==> flow/design.v <==
`timescale 1ns / 1ps
module FIR(
    input clk,
    input reset,
    input enable_fir,
    input signed [15:0] fir_data_in,
    output reg signed [31:0] fir_data_out 
    );
    reg signed [15:0] buff0, buff1, buff2, buff3, buff4, buff5, buff6, buff7, buff8, buff9, buff10, buff11, buff12, buff13, buff14;
    wire signed [15:0] tap0, tap1, tap2, tap3, tap4, tap5, tap6, tap7, tap8, tap9, tap10, tap11, tap12, tap13, tap14; 
    reg signed [31:0] acc0, acc1, acc2, acc3, acc4, acc5, acc6, acc7, acc8, acc9, acc10, acc11, acc12, acc13, acc14; 
    assign tap0 = 16'hfe64;
    assign tap1 = 16'hfc8a; 
    assign tap2 = 16'hfc04; 
    assign tap3 = 16'hff93; 
    assign tap4 = 16'h0883; 
    assign tap5 = 16'h14ef; 
    assign tap6 = 16'h1ff7; 
    assign tap7 = 16'h2463; 
    assign tap8 = 16'h1ff7; 
    assign tap9 = 16'h14ef;
    assign tap10 = 16'h0883; 
    assign tap11 = 16'hff93; 
    assign tap12 = 16'hfc04; 
    assign tap13 = 16'hfc8a; 
    assign tap14 = 16'hfe64;
	always @ (posedge clk)
        begin
            if(enable_fir == 1'b1)
                begin
                    buff0 <= fir_data_in;
                    acc0 <= tap0 * buff0;
                    buff1 <= buff0;  
                    acc1 <= tap1 * buff1;
                    buff2 <= buff1; 
                    acc2 <= tap2 * buff2;
                    buff3 <= buff2;     
                    acc3 <= tap3 * buff3;
                    buff4 <= buff3;  
                    acc4 <= tap4 * buff4;
                    buff5 <= buff4; 
                    acc5 <= tap5 * buff5;
                    buff6 <= buff5;  
                    acc6 <= tap6 * buff6;
                    buff7 <= buff6; 
                    acc7 <= tap7 * buff7;
                    buff8 <= buff7;  
                    acc8 <= tap8 * buff8;
                    buff9 <= buff8;     
                    acc9 <= tap9 * buff9;
                    buff10 <= buff9;   
                    acc10 <= tap10 * buff10;
                    buff11 <= buff10;    
                    acc11 <= tap11 * buff11;
                    buff12 <= buff11;    
                    acc12 <= tap12 * buff12;
                    buff13 <= buff12;  
                    acc13 <= tap13 * buff13;  
                    buff14 <= buff13;  
                    acc14 <= tap14 * buff14;  
                end
        end   
    always @ (posedge clk) 
        begin
            if (enable_fir == 1'b1)
                begin
                    fir_data_out <= acc0 + acc1 + acc2 + acc3 + acc4 + acc5 + acc6 + acc7 + acc8 + acc9 + acc10 + acc11 + acc12 + acc13 + acc14;
                end
        end 
endmodule
`timescale 1 ns / 1 ps
module AXIS_FIR_v1_0_S_AXIS #
    (
        parameter integer C_S_AXIS_TDATA_WIDTH	= 16
    )
    (
        input wire [3:0] s_axis_tkeep,
        output reg enable_fir,
        output reg [C_S_AXIS_TDATA_WIDTH-1 : 0] fir_data_in,
        input wire  S_AXIS_ACLK,
        input wire  S_AXIS_ARESETN,
        output wire  S_AXIS_TREADY,
        input wire [C_S_AXIS_TDATA_WIDTH-1 : 0] S_AXIS_TDATA,
        input wire [(C_S_AXIS_TDATA_WIDTH/8)-1 : 0] S_AXIS_TSTRB,
        input wire  S_AXIS_TLAST,
        input wire  S_AXIS_TVALID
    );
    function integer clogb2 (input integer bit_depth);
        begin
            for(clogb2=0; bit_depth>0; clogb2=clogb2+1)
                bit_depth = bit_depth >> 1;
        end
    endfunction
    localparam NUMBER_OF_INPUT_WORDS  = 8;
    localparam bit_num  = clogb2(NUMBER_OF_INPUT_WORDS-1);
    parameter [1:0] IDLE        = 1'b0,  
                    WRITE_FIFO  = 1'b1;  
    reg axis_tready;
    reg mst_exec_state; 
    genvar byte_index;   
    wire fifo_wren;
    reg fifo_full_flag;
    reg [bit_num-1:0] write_pointer;
    reg writes_done;
    assign S_AXIS_TREADY = axis_tready;
    always @ (posedge S_AXIS_ACLK) 
        begin  
            if (!S_AXIS_ARESETN) 
                begin
                  mst_exec_state <= IDLE;
                  axis_tready <= 1'b0;
                end  
            else
                case (mst_exec_state)
                    IDLE: 
                        if (S_AXIS_TVALID)
                            begin
                                mst_exec_state <= WRITE_FIFO;
                                axis_tready <= 1'b1;  
                            end
                        else
                            begin
                                mst_exec_state <= IDLE;
                                axis_tready <= 1'b0;  
                            end
                    WRITE_FIFO: 
                        if (writes_done)
                            begin
                                mst_exec_state <= IDLE;
                            end
                        else
                            begin
                                mst_exec_state <= WRITE_FIFO;
                            end
                endcase
        end
    always@(posedge S_AXIS_ACLK)
        begin
            if(!S_AXIS_ARESETN)
                begin
                    write_pointer <= 0;
                    writes_done <= 1'b0;
                end  
            else
                if (write_pointer <= NUMBER_OF_INPUT_WORDS-1)
                    begin
                        if (fifo_wren)
                            begin
                                write_pointer <= write_pointer + 1;
                                writes_done <= 1'b0;
                            end
                        if ((write_pointer == NUMBER_OF_INPUT_WORDS-1)|| S_AXIS_TLAST)
                            begin
                                writes_done <= 1'b1;
                            end
                    end  
        end
    assign fifo_wren = S_AXIS_TVALID && axis_tready;
    generate 
        for (byte_index=0; byte_index<= (C_S_AXIS_TDATA_WIDTH/8-1); byte_index=byte_index+1)
            begin:FIFO_GEN
                reg  [(C_S_AXIS_TDATA_WIDTH/4)-1:0] stream_data_fifo [0 : NUMBER_OF_INPUT_WORDS-1];
                always @ (posedge S_AXIS_ACLK)
                    begin
                        if (fifo_wren) 
                            begin
                                stream_data_fifo[write_pointer] <= S_AXIS_TDATA[(byte_index*8+7) -: 8];
                            end  
                    end  
            end		
    endgenerate
    always @ (posedge S_AXIS_ACLK)
        begin  
            if (!S_AXIS_ARESETN)
                begin 
                    enable_fir <= 1'b0;
                    fir_data_in <= 16'd0;
                end
            else if (fifo_wren)
                begin
                    enable_fir <= 1'b1;
                    fir_data_in <= S_AXIS_TDATA;
                end
            else 
                begin 
                    enable_fir <= enable_fir;
                    fir_data_in <= fir_data_in;
                end
        end  
endmodule
`timescale 1ns / 1ps
module AXIS_FIR_v1_0_M_AXIS #
    (
        parameter integer C_M_AXIS_TDATA_WIDTH	= 32,
        parameter integer C_M_START_COUNT	= 32
    )
	(
        output reg [3:0] m_axis_tkeep,
        input wire enable_fir,
        input wire [C_M_AXIS_TDATA_WIDTH-1 : 0] fir_data_out,
        input wire  M_AXIS_ACLK,
        input wire  M_AXIS_ARESETN,
        output wire  M_AXIS_TVALID,
        output wire [C_M_AXIS_TDATA_WIDTH-1 : 0] M_AXIS_TDATA,
        output wire [(C_M_AXIS_TDATA_WIDTH/8)-1 : 0] M_AXIS_TSTRB,
        output wire  M_AXIS_TLAST,
        input wire  M_AXIS_TREADY 
	);
	localparam NUMBER_OF_OUTPUT_WORDS = 8;                                               
	function integer clogb2 (input integer bit_depth);                                   
        begin                                                                              
            for(clogb2=0; bit_depth>0; clogb2=clogb2+1)                                      
                bit_depth = bit_depth >> 1;                                                    
        end                                                                                
	endfunction                                                                          
	localparam integer WAIT_COUNT_BITS = clogb2(C_M_START_COUNT-1);                      
	localparam bit_num  = clogb2(NUMBER_OF_OUTPUT_WORDS);                                
	parameter [1:0] IDLE          = 2'b00,  
	                INIT_COUNTER  = 2'b01,  
	                SEND_STREAM   = 2'b10;  
	reg [1:0] mst_exec_state;  
	reg [bit_num-1:0] read_pointer;                                                      
	reg [WAIT_COUNT_BITS-1 : 0] count;
	wire axis_tvalid;
	reg axis_tvalid_delay;
	wire axis_tlast;
	reg axis_tlast_delay;
	reg [C_M_AXIS_TDATA_WIDTH-1 : 0] stream_data_out;
	wire tx_en;
	reg tx_done;
	assign M_AXIS_TVALID = axis_tvalid_delay;
	assign M_AXIS_TDATA	 = stream_data_out;
	assign M_AXIS_TLAST	 = axis_tlast_delay;
	assign M_AXIS_TSTRB	 = {(C_M_AXIS_TDATA_WIDTH/8){1'b1}};
    always @(posedge M_AXIS_ACLK)                                             
        begin                                                                     
            if (!M_AXIS_ARESETN)                                                    
                begin                                                                 
                    mst_exec_state <= IDLE;                                             
                    count    <= 0;                                                      
                end                                                                   
            else                                                                    
                case (mst_exec_state)                                                 
                    IDLE:                                                               
                                mst_exec_state <= INIT_COUNTER;                              
                    INIT_COUNTER:                                                       
                        if (count == C_M_START_COUNT - 1)                               
                            begin                                                           
                                mst_exec_state <= SEND_STREAM;                               
                            end                                                             
                        else                                                              
                            begin                                                           
                                count <= count + 1;                                           
                                mst_exec_state <= INIT_COUNTER;                              
                            end                                                             
                    SEND_STREAM:                                                        
                        if (tx_done)                                                      
                            begin                                                           
                                mst_exec_state <= INIT_COUNTER;
                                count <= 0;                                     
                            end                                                             
                        else                                                              
                            begin                                                           
                                mst_exec_state <= SEND_STREAM;                                
                            end                                                             
                endcase                                                               
        end                                                                       
    assign axis_tvalid = (mst_exec_state != IDLE);
	assign axis_tlast = (read_pointer == NUMBER_OF_OUTPUT_WORDS-1);                                
    always @(posedge M_AXIS_ACLK)                                                                  
        begin                                                                                          
            if (!M_AXIS_ARESETN)                                                                         
                begin                                                                                      
                    axis_tvalid_delay <= 1'b0;                                                               
                    axis_tlast_delay <= 1'b0;                                                                
                end                                                                                        
            else                                                                                         
                begin                                                                                      
                    axis_tvalid_delay <= axis_tvalid;                                                        
                    axis_tlast_delay <= axis_tlast;                                                          
                end                                                                                        
        end                                                                                            
    always@(posedge M_AXIS_ACLK)                                               
        begin                                                                            
            if(!M_AXIS_ARESETN)                                                            
                begin                                                                        
                    read_pointer <= 0;                                                         
                    tx_done <= 1'b0;                                                           
                end                                                                          
            else                                                                           
            if (read_pointer <= NUMBER_OF_OUTPUT_WORDS-1)                                
                begin                                                                      
                    if (tx_en)                                                               
                        begin                                                                  
                            read_pointer <= read_pointer + 1;                                    
                            tx_done <= 1'b0;                                                     
                        end                                                                    
                end                                                                        
            else if (read_pointer == NUMBER_OF_OUTPUT_WORDS)                             
                begin                                                                      
                    tx_done <= 1'b1;   
                    read_pointer <= 0;  
                end                                                                        
        end                                                                              
	assign tx_en = M_AXIS_TREADY && axis_tvalid;   
    always @( posedge M_AXIS_ACLK )                  
        begin                                            
            if(!M_AXIS_ARESETN)                            
                begin                                        
                    stream_data_out <= 1;                      
                end                                          
            else if (tx_en) 
                begin                                        
                    stream_data_out <= fir_data_out;  
                end                                          
        end                                              
    always @ (posedge M_AXIS_ACLK)
        begin
            if (enable_fir == 1'b1 && M_AXIS_ARESETN == 1'b1)
                begin
                    m_axis_tkeep <= 4'hf;
                end
            else
                begin
                    m_axis_tkeep <= 4'h0;
                end
        end    
endmodule
`timescale 1 ns / 1 ps
module AXIS_FIR_v1_0 # 
    (
        parameter integer C_S_AXIS_TDATA_WIDTH	= 16,
        parameter integer C_M_AXIS_TDATA_WIDTH	= 32,
        parameter integer C_M_AXIS_START_COUNT	= 32
    )
    (
        input wire [3:0] s_axis_tkeep,
        output wire [3:0] m_axis_tkeep,
        input wire  s_axis_aclk,
        input wire  s_axis_aresetn,
        output wire  s_axis_tready,
        input wire [C_S_AXIS_TDATA_WIDTH-1 : 0] s_axis_tdata,
        input wire [(C_S_AXIS_TDATA_WIDTH/8)-1 : 0] s_axis_tstrb,
        input wire  s_axis_tlast,
        input wire  s_axis_tvalid,
        input wire  m_axis_aclk,
        input wire  m_axis_aresetn,
        output wire  m_axis_tvalid,
        output wire [C_M_AXIS_TDATA_WIDTH-1 : 0] m_axis_tdata,
        output wire [(C_M_AXIS_TDATA_WIDTH/8)-1 : 0] m_axis_tstrb,
        output wire  m_axis_tlast,
        input wire  m_axis_tready
    );
    wire [C_S_AXIS_TDATA_WIDTH-1 : 0] fir_data_in;
    wire [C_M_AXIS_TDATA_WIDTH-1 : 0] fir_data_out;
    wire enable_fir;
    AXIS_FIR_v1_0_S_AXIS # ( 
        .C_S_AXIS_TDATA_WIDTH(C_S_AXIS_TDATA_WIDTH)
    ) AXIS_FIR_v1_0_S_AXIS_inst (
        .s_axis_tkeep(s_axis_tkeep),
        .enable_fir(enable_fir),
        .fir_data_in(fir_data_in),
        .S_AXIS_ACLK(s_axis_aclk),
        .S_AXIS_ARESETN(s_axis_aresetn),
        .S_AXIS_TREADY(s_axis_tready),
        .S_AXIS_TDATA(s_axis_tdata),
        .S_AXIS_TSTRB(s_axis_tstrb),
        .S_AXIS_TLAST(s_axis_tlast),
        .S_AXIS_TVALID(s_axis_tvalid)
    );
    AXIS_FIR_v1_0_M_AXIS # ( 
        .C_M_AXIS_TDATA_WIDTH(C_M_AXIS_TDATA_WIDTH),
        .C_M_START_COUNT(C_M_AXIS_START_COUNT)
    ) AXIS_FIR_v1_0_M_AXIS_inst (
        .m_axis_tkeep(m_axis_tkeep),
        .enable_fir(enable_fir),
        .fir_data_out(fir_data_out),
        .M_AXIS_ACLK(s_axis_aclk),
        .M_AXIS_ARESETN(s_axis_aresetn),
        .M_AXIS_TVALID(m_axis_tvalid),
        .M_AXIS_TDATA(m_axis_tdata),
        .M_AXIS_TSTRB(m_axis_tstrb),
        .M_AXIS_TLAST(m_axis_tlast),
        .M_AXIS_TREADY(m_axis_tready)
    );
    FIR LPF_FIR_inst (
        .clk(s_axis_aclk),
        .reset(s_axis_aresetn),
        .enable_fir(enable_fir),
        .fir_data_in(fir_data_in),  
        .fir_data_out(fir_data_out)  
    );
endmodule
### From RTL to reports: AXIS_FIR_v1_0

The steps from the RTL of AXIS_FIR_v1_0 to its reports follow in flow order.
Lines are those of the file above, counted from 1.
Library cell names are shortened.
A cell with -- has no value.

| set-up | value |
|---|---|
| top module | AXIS_FIR_v1_0 |
| clock port | s_axis_aclk |
| library | sky130hd |
| corner | tt_025C_1v80 |

### After elaboration

Yosys after proc, flatten, opt, wreduce and memory -nomap, before mapping. Memory bits, and registers merged into a memory's read port (data or address), are not among the register bits. Print and check cells are not counted. Equal cells are merged and count once.

| word-level totals | value |
|---|---|
| input port bits | 29 |
| flip-flop bits (word level) | 815 |
| elaborated cells | 121 |

| operators by class | value |
|---|---|
| bitwise gates (word level) | 1 |
| multiplexer cells | 18 |
| $mul | 15 |
| equality and inequality tests | 9 |
| order comparisons | 2 |
| add/sub/neg operators | 17 |
| reduce/logical cells | 14 |

Operator list:

| cell | number |
|---|---|
| 14-bit by 16-bit multiplier with 30-bit output (first input constant) | 4 |
| 8-bit by 16-bit multiplier with 24-bit output (first input constant) | 4 |
| 13-bit by 16-bit multiplier with 29-bit output (first input constant) | 2 |
| 10-bit by 16-bit multiplier with 26-bit output (first input constant) | 2 |
| 15-bit by 16-bit multiplier with 31-bit output (first input constant) | 1 |
| 9-bit by 16-bit multiplier with 25-bit output (first input constant) | 2 |
| 32-bit adder | 14 |
| 4-bit 2-to-1 mux | 4 |
| 5-bit parallel mux with 2-bit select | 1 |
| 5-bit 2-to-1 mux | 2 |
| 2-bit nonzero test | 4 |
| 1-bit 2-to-1 mux | 7 |
| 2-bit AND reduction | 3 |
| 2-bit parallel mux with 3-bit select | 1 |
| 5-bit by 1-bit adder with 5-bit output (second input constant) | 1 |
| 5-bit equality test (second input constant) | 1 |
| 2-bit != test (second input constant) | 2 |
| 4-bit by 1-bit adder with 4-bit output (second input constant) | 1 |
| 4-bit by 3-bit <= comparator with 1-bit output (second input constant) | 1 |
| 4-bit by 3-bit equality test with 1-bit output (second input constant) | 1 |
| 4-bit equality test (second input constant) | 1 |
| 2-bit 2-to-1 mux | 2 |
| 1-bit logical AND | 3 |
| 3-bit by 1-bit adder with 3-bit output (second input constant) | 1 |
| 3-bit <= comparator (second input constant) | 1 |
| 3-bit equality test (second input constant) | 1 |
| 3-bit AND reduction | 1 |
| 3-bit nonzero test | 1 |

Not listed: further kinds 7, cells in them 7.

### Longest topological paths

Depth = most cells in a row (Yosys ltp): at word level without a register or memory, in the mapped netlist without a sequential cell, where the memories' decode and read muxes count.

| depth | value |
|---|---|
| depth in word-level cells | 14 |
| ABC_AREA | 0 |
| gate-level depth with buffers | 24 |
| depth with buffers taken out | 24 |

### Netlist

Source: synth_stat.txt of the flow (Yosys; design flattened, memories mapped). It holds for the ABC_AREA given above (unset counts as 0); a run with the other value may have another netlist.
Totals and module areas in this step are rounded.

Cells by type:

| cell | number | area in all (µm²) |
|---|---|---|
| fa_1 | 1137 | 2.28E+04 |
| edfxtp_1 | 647 | 1.94E+04 |
| ha_1 | 1288 | 1.61E+04 |
| inv_1 | 2026 | 7.6E+03 |
| xnor2_1 | 334 | 2.93E+03 |
| dfxtp_1 | 70 | 1.4E+03 |
| a21oi_1 | 249 | 1.25E+03 |
| nand2_1 | 239 | 897.11 |
| o21ai_0 | 174 | 870.835 |
| nor2_1 | 218 | 818.285 |
| xor2_1 | 90 | 788.256 |
| a21o_1 | 80 | 600.576 |
| a21boi_0 | 69 | 517.997 |
| o21bai_1 | 46 | 345.331 |
| nor2b_1 | 49 | 306.544 |
| o21a_1 | 40 | 300.288 |
| nand3_1 | 59 | 295.283 |
| nor3_1 | 59 | 295.283 |

Not listed: further types 59, cells in them 483.

| mapped netlist | value |
|---|---|
| mapped cells | 7357 |
| chip area (Yosys) | 81120 µm² |
| buffer cells | 44 |
| flip-flop cells | 717 |

The figures by module come from a second, unflattened synthesis with its own total; it is not the netlist above.

| second synthesis, totals | value |
|---|---|
| cell total of the unflattened synthesis | 7323 |
| area (unflattened synthesis) | 81260 µm² |

Each row is one instance without its submodules.

Modules:

| module | area (µm²) | seq. area (µm²) | cells | instances |
|---|---|---|---|---|
| FIR | 78410 | 19430 | 7002 | 1 |
| AXIS_FIR_v1_0_M_AXIS | 1971 | 940.9 | 226 | 1 |
| AXIS_FIR_v1_0_S_AXIS (C_S_AXIS_TDATA_WIDTH=16) | 878.3 | 460.4 | 95 | 1 |
| AXIS_FIR_v1_0 | 0.0 | 0.0 | 0 | 1 |

### Path before layout

Source: OpenSTA report_checks on the synthesized netlist (no wires, ideal clock, input and output delay 20% of the period each), path of least setup slack; recovery checks are left aside. Register names are those of the netlist, which keeps one name where synthesis merged equal registers.

| timing path after synthesis | value |
|---|---|
| path type | register -> register |
| start point | register AXIS_FIR_v1_0_S_AXIS_inst.enable_fir |
| end point | register AXIS_FIR_v1_0_M_AXIS_inst.m_axis_tkeep[2] |
| period | 8000 ps |
| path delay | 15711 ps |
| slack | -7710 ps |
| buffers on the path | 0 |
| required time | 7842 ps |
| time at the first pin | 0 ps |
| stages on the path | 2 |
| arrival | 15553 ps |
| period reached after synthesis | 15710 ps |

"path delay" = arrival - input delay + setup time.
"stages on the path": output pins that drive a net of the path, with the launching flip-flop's if there is one; two outputs of one cell count as two.
"period reached after synthesis" = period - worst setup slack (recovery checks aside). The figure is calculated, with input and output delays left at 20% of the set period.
Between the ends stands the longest chain of elaborated cells between them, by number of cells; it is not shown to be the way that was timed. Of several equally long chains one is given.
Each line given opens the expression or statement behind the cell; cells for indexed reads and writes are added by Yosys, which also makes memories of some case tables.
A register here has more assigning lines than the two given.

| between the ends, after synthesis | value |
|---|---|
| cell sequence | dfxtp_1 -> and2_1 |
| length of the longest elaborated chain | 2 |

RTL lines, path after synthesis:

| what | line | source |
|---|---|---|
| from (decl) | 78 | `output reg enable_fir,` |
| from (assign) | 176 | `enable_fir <= 1'b0;` |
| from (assign) | 186 | `enable_fir <= enable_fir;` |
| 1-bit logical AND | 319 | `if (enable_fir == 1'b1 && M_AXIS_ARESETN == 1'b1)` |
| 4-bit 2-to-1 mux | 319 |  |
| to (assign) | 321 | `m_axis_tkeep <= 4'hf;` |
| to (assign) | 325 | `m_axis_tkeep <= 4'h0;` |
| to (decl) | 198 | `output reg [3:0] m_axis_tkeep,` |

### Worst path after layout

From the final timing report of run A: the path of least setup slack in the routed layout; clock arrival at registers is part of the times.
The report prints the path's times to 10 ps; the period is as set.

| timing path post-layout | value |
|---|---|
| path type | register -> register |
| start point | register LPF_FIR_inst.buff6[6] |
| end point | register LPF_FIR_inst.acc6[30] |
| required time | 7850 ps |
| slack | 1000 ps |
| period | 7380 ps |
| time at the first pin | 730 ps |
| arrival | 6850 ps |
| buffers on the path | 1 |
| stages on the path | 22 |

Between the ends stands the longest chain of elaborated cells between them, by number of cells; it is not shown to be the way that was timed. Of several equally long chains one is given.

| between the ends, post-layout | value |
|---|---|
| cell sequence | edfxtp_1 -> buf_6 -> fa_2 -> inv_2 -> fa_1 -> inv_2 -> fa_1 -> fa_1 -> fa_1 -> inv_1 -> fa_1 -> inv_2 -> ha_4 -> nand3_4 -> a2111oi_4 -> a22oi_2 -> o21ai_2 -> nand4_1 -> a2111o_1 -> nor2b_4 -> o31a_1 -> xnor2_1 |
| length of the longest elaborated chain | 1 |

RTL lines, path post-layout:

| what | line | source |
|---|---|---|
| from (decl) | 9 | `reg signed [15:0] buff0, buff1, buff2, buff3, buff4, buff5, buff6, buff7, buff8, buff9, buff10, buff11, buff12 ...` |
| from (assign) | 43 | `buff6 <= buff5;` |
| 14-bit by 16-bit multiplier with 30-bit output | 44 | `acc6 <= tap6 * buff6;` |
| to (assign) | 44 |  |
| to (decl) | 11 | `reg signed [31:0] acc0, acc1, acc2, acc3, acc4, acc5, acc6, acc7, acc8, acc9, acc10, acc11, acc12, acc13, acc1 ...` |

Appendix: measured runs

Module AXIS_FIR_v1_0, platform sky130hd: 4 stored runs of the flow (Yosys, OpenROAD) with differing settings, in no particular order. Input and output delays are each 20% of the period that was set; the output load is 0.01 pF.
By "clock period reached" is meant the clock period of the run minus its worst setup slack. This is arithmetic on one report: input and output delays are still those of the set period (20% each).
"worst path time" means the part of the period allowed to the worst setup path (the constraints hold back 20% at inputs and 20% at outputs) less its slack; where the path has registers, the arrival times of their clocks count too.
"worst path time" is known to 10 ps.
Results are given in rounded form.
A setting shown as - is not set for that run.

| run name | SETUP_SLACK_MARGIN | period_ns | CAP_MARGIN | CORE_MARGIN | CORE_UTILIZATION | SLEW_MARGIN | CELL_PAD_IN_SITES_DETAIL_PLACEMENT | CELL_PAD_IN_SITES_GLOBAL_PLACEMENT | CORE_ASPECT_RATIO | GPL_ROUTABILITY_DRIVEN | GPL_TIMING_DRIVEN | MAX_ROUTING_LAYER | MIN_ROUTING_LAYER | PLACE_DENSITY_LB_ADDON | TNS_END_PERCENT | ABC_AREA | CTS_CLUSTER_SIZE | PLACE_DENSITY | synthesized cell area (µm²) | worst path time (ps) | class of the worst setup path | area of the die (µm²) | post-route worst hold slack (ps) | setup slack of the worst path (ps) | std-cell area (final layout) (µm²) | clock period reached (ps) | utilization of the finished layout (%) |
|---|---|---|---|---|---|---|---|---|---|---|---|---|---|---|---|---|---|---|---|---|---|---|---|---|---|---|---|
| run A | 1.06 | 7.38 | 20 | 2 | 40 | 20 | - | - | - | - | - | - | - | - | - | - | - | - | 81120 | 6380 | register -> register | 206400 | 431 | 1001 | 90160 | 6379 | 44.7 |
| run B | - | 8.96 | 5 | 5 | 40 | 10 | 2 | 0 | 0.87 | 0 | 0 | met5 | met2 | 0.03 | - | - | - | - | 81120 | 8190 | register -> register | 211900 | 442 | 773 | 88650 | 8187 | 43.9 |
| run C | - | 6.23 | 20 | 9 | 17 | 20 | - | 1 | 1.54 | 1 | 1 | - | - | 0.13 | 65 | - | - | - | 81120 | 6310 | register -> register | 503000 | 437 | -81 | 98150 | 6311 | 20.7 |
| run D | -0.36 | 8.0 | 30 | 5 | 40 | 20 | - | - | - | 0 | - | met4 | met2 | - | - | 1 | 32 | 0.41 | 87760 | 6430 | register -> register | 228900 | 426 | 1566 | 96190 | 6434 | 43.9 |
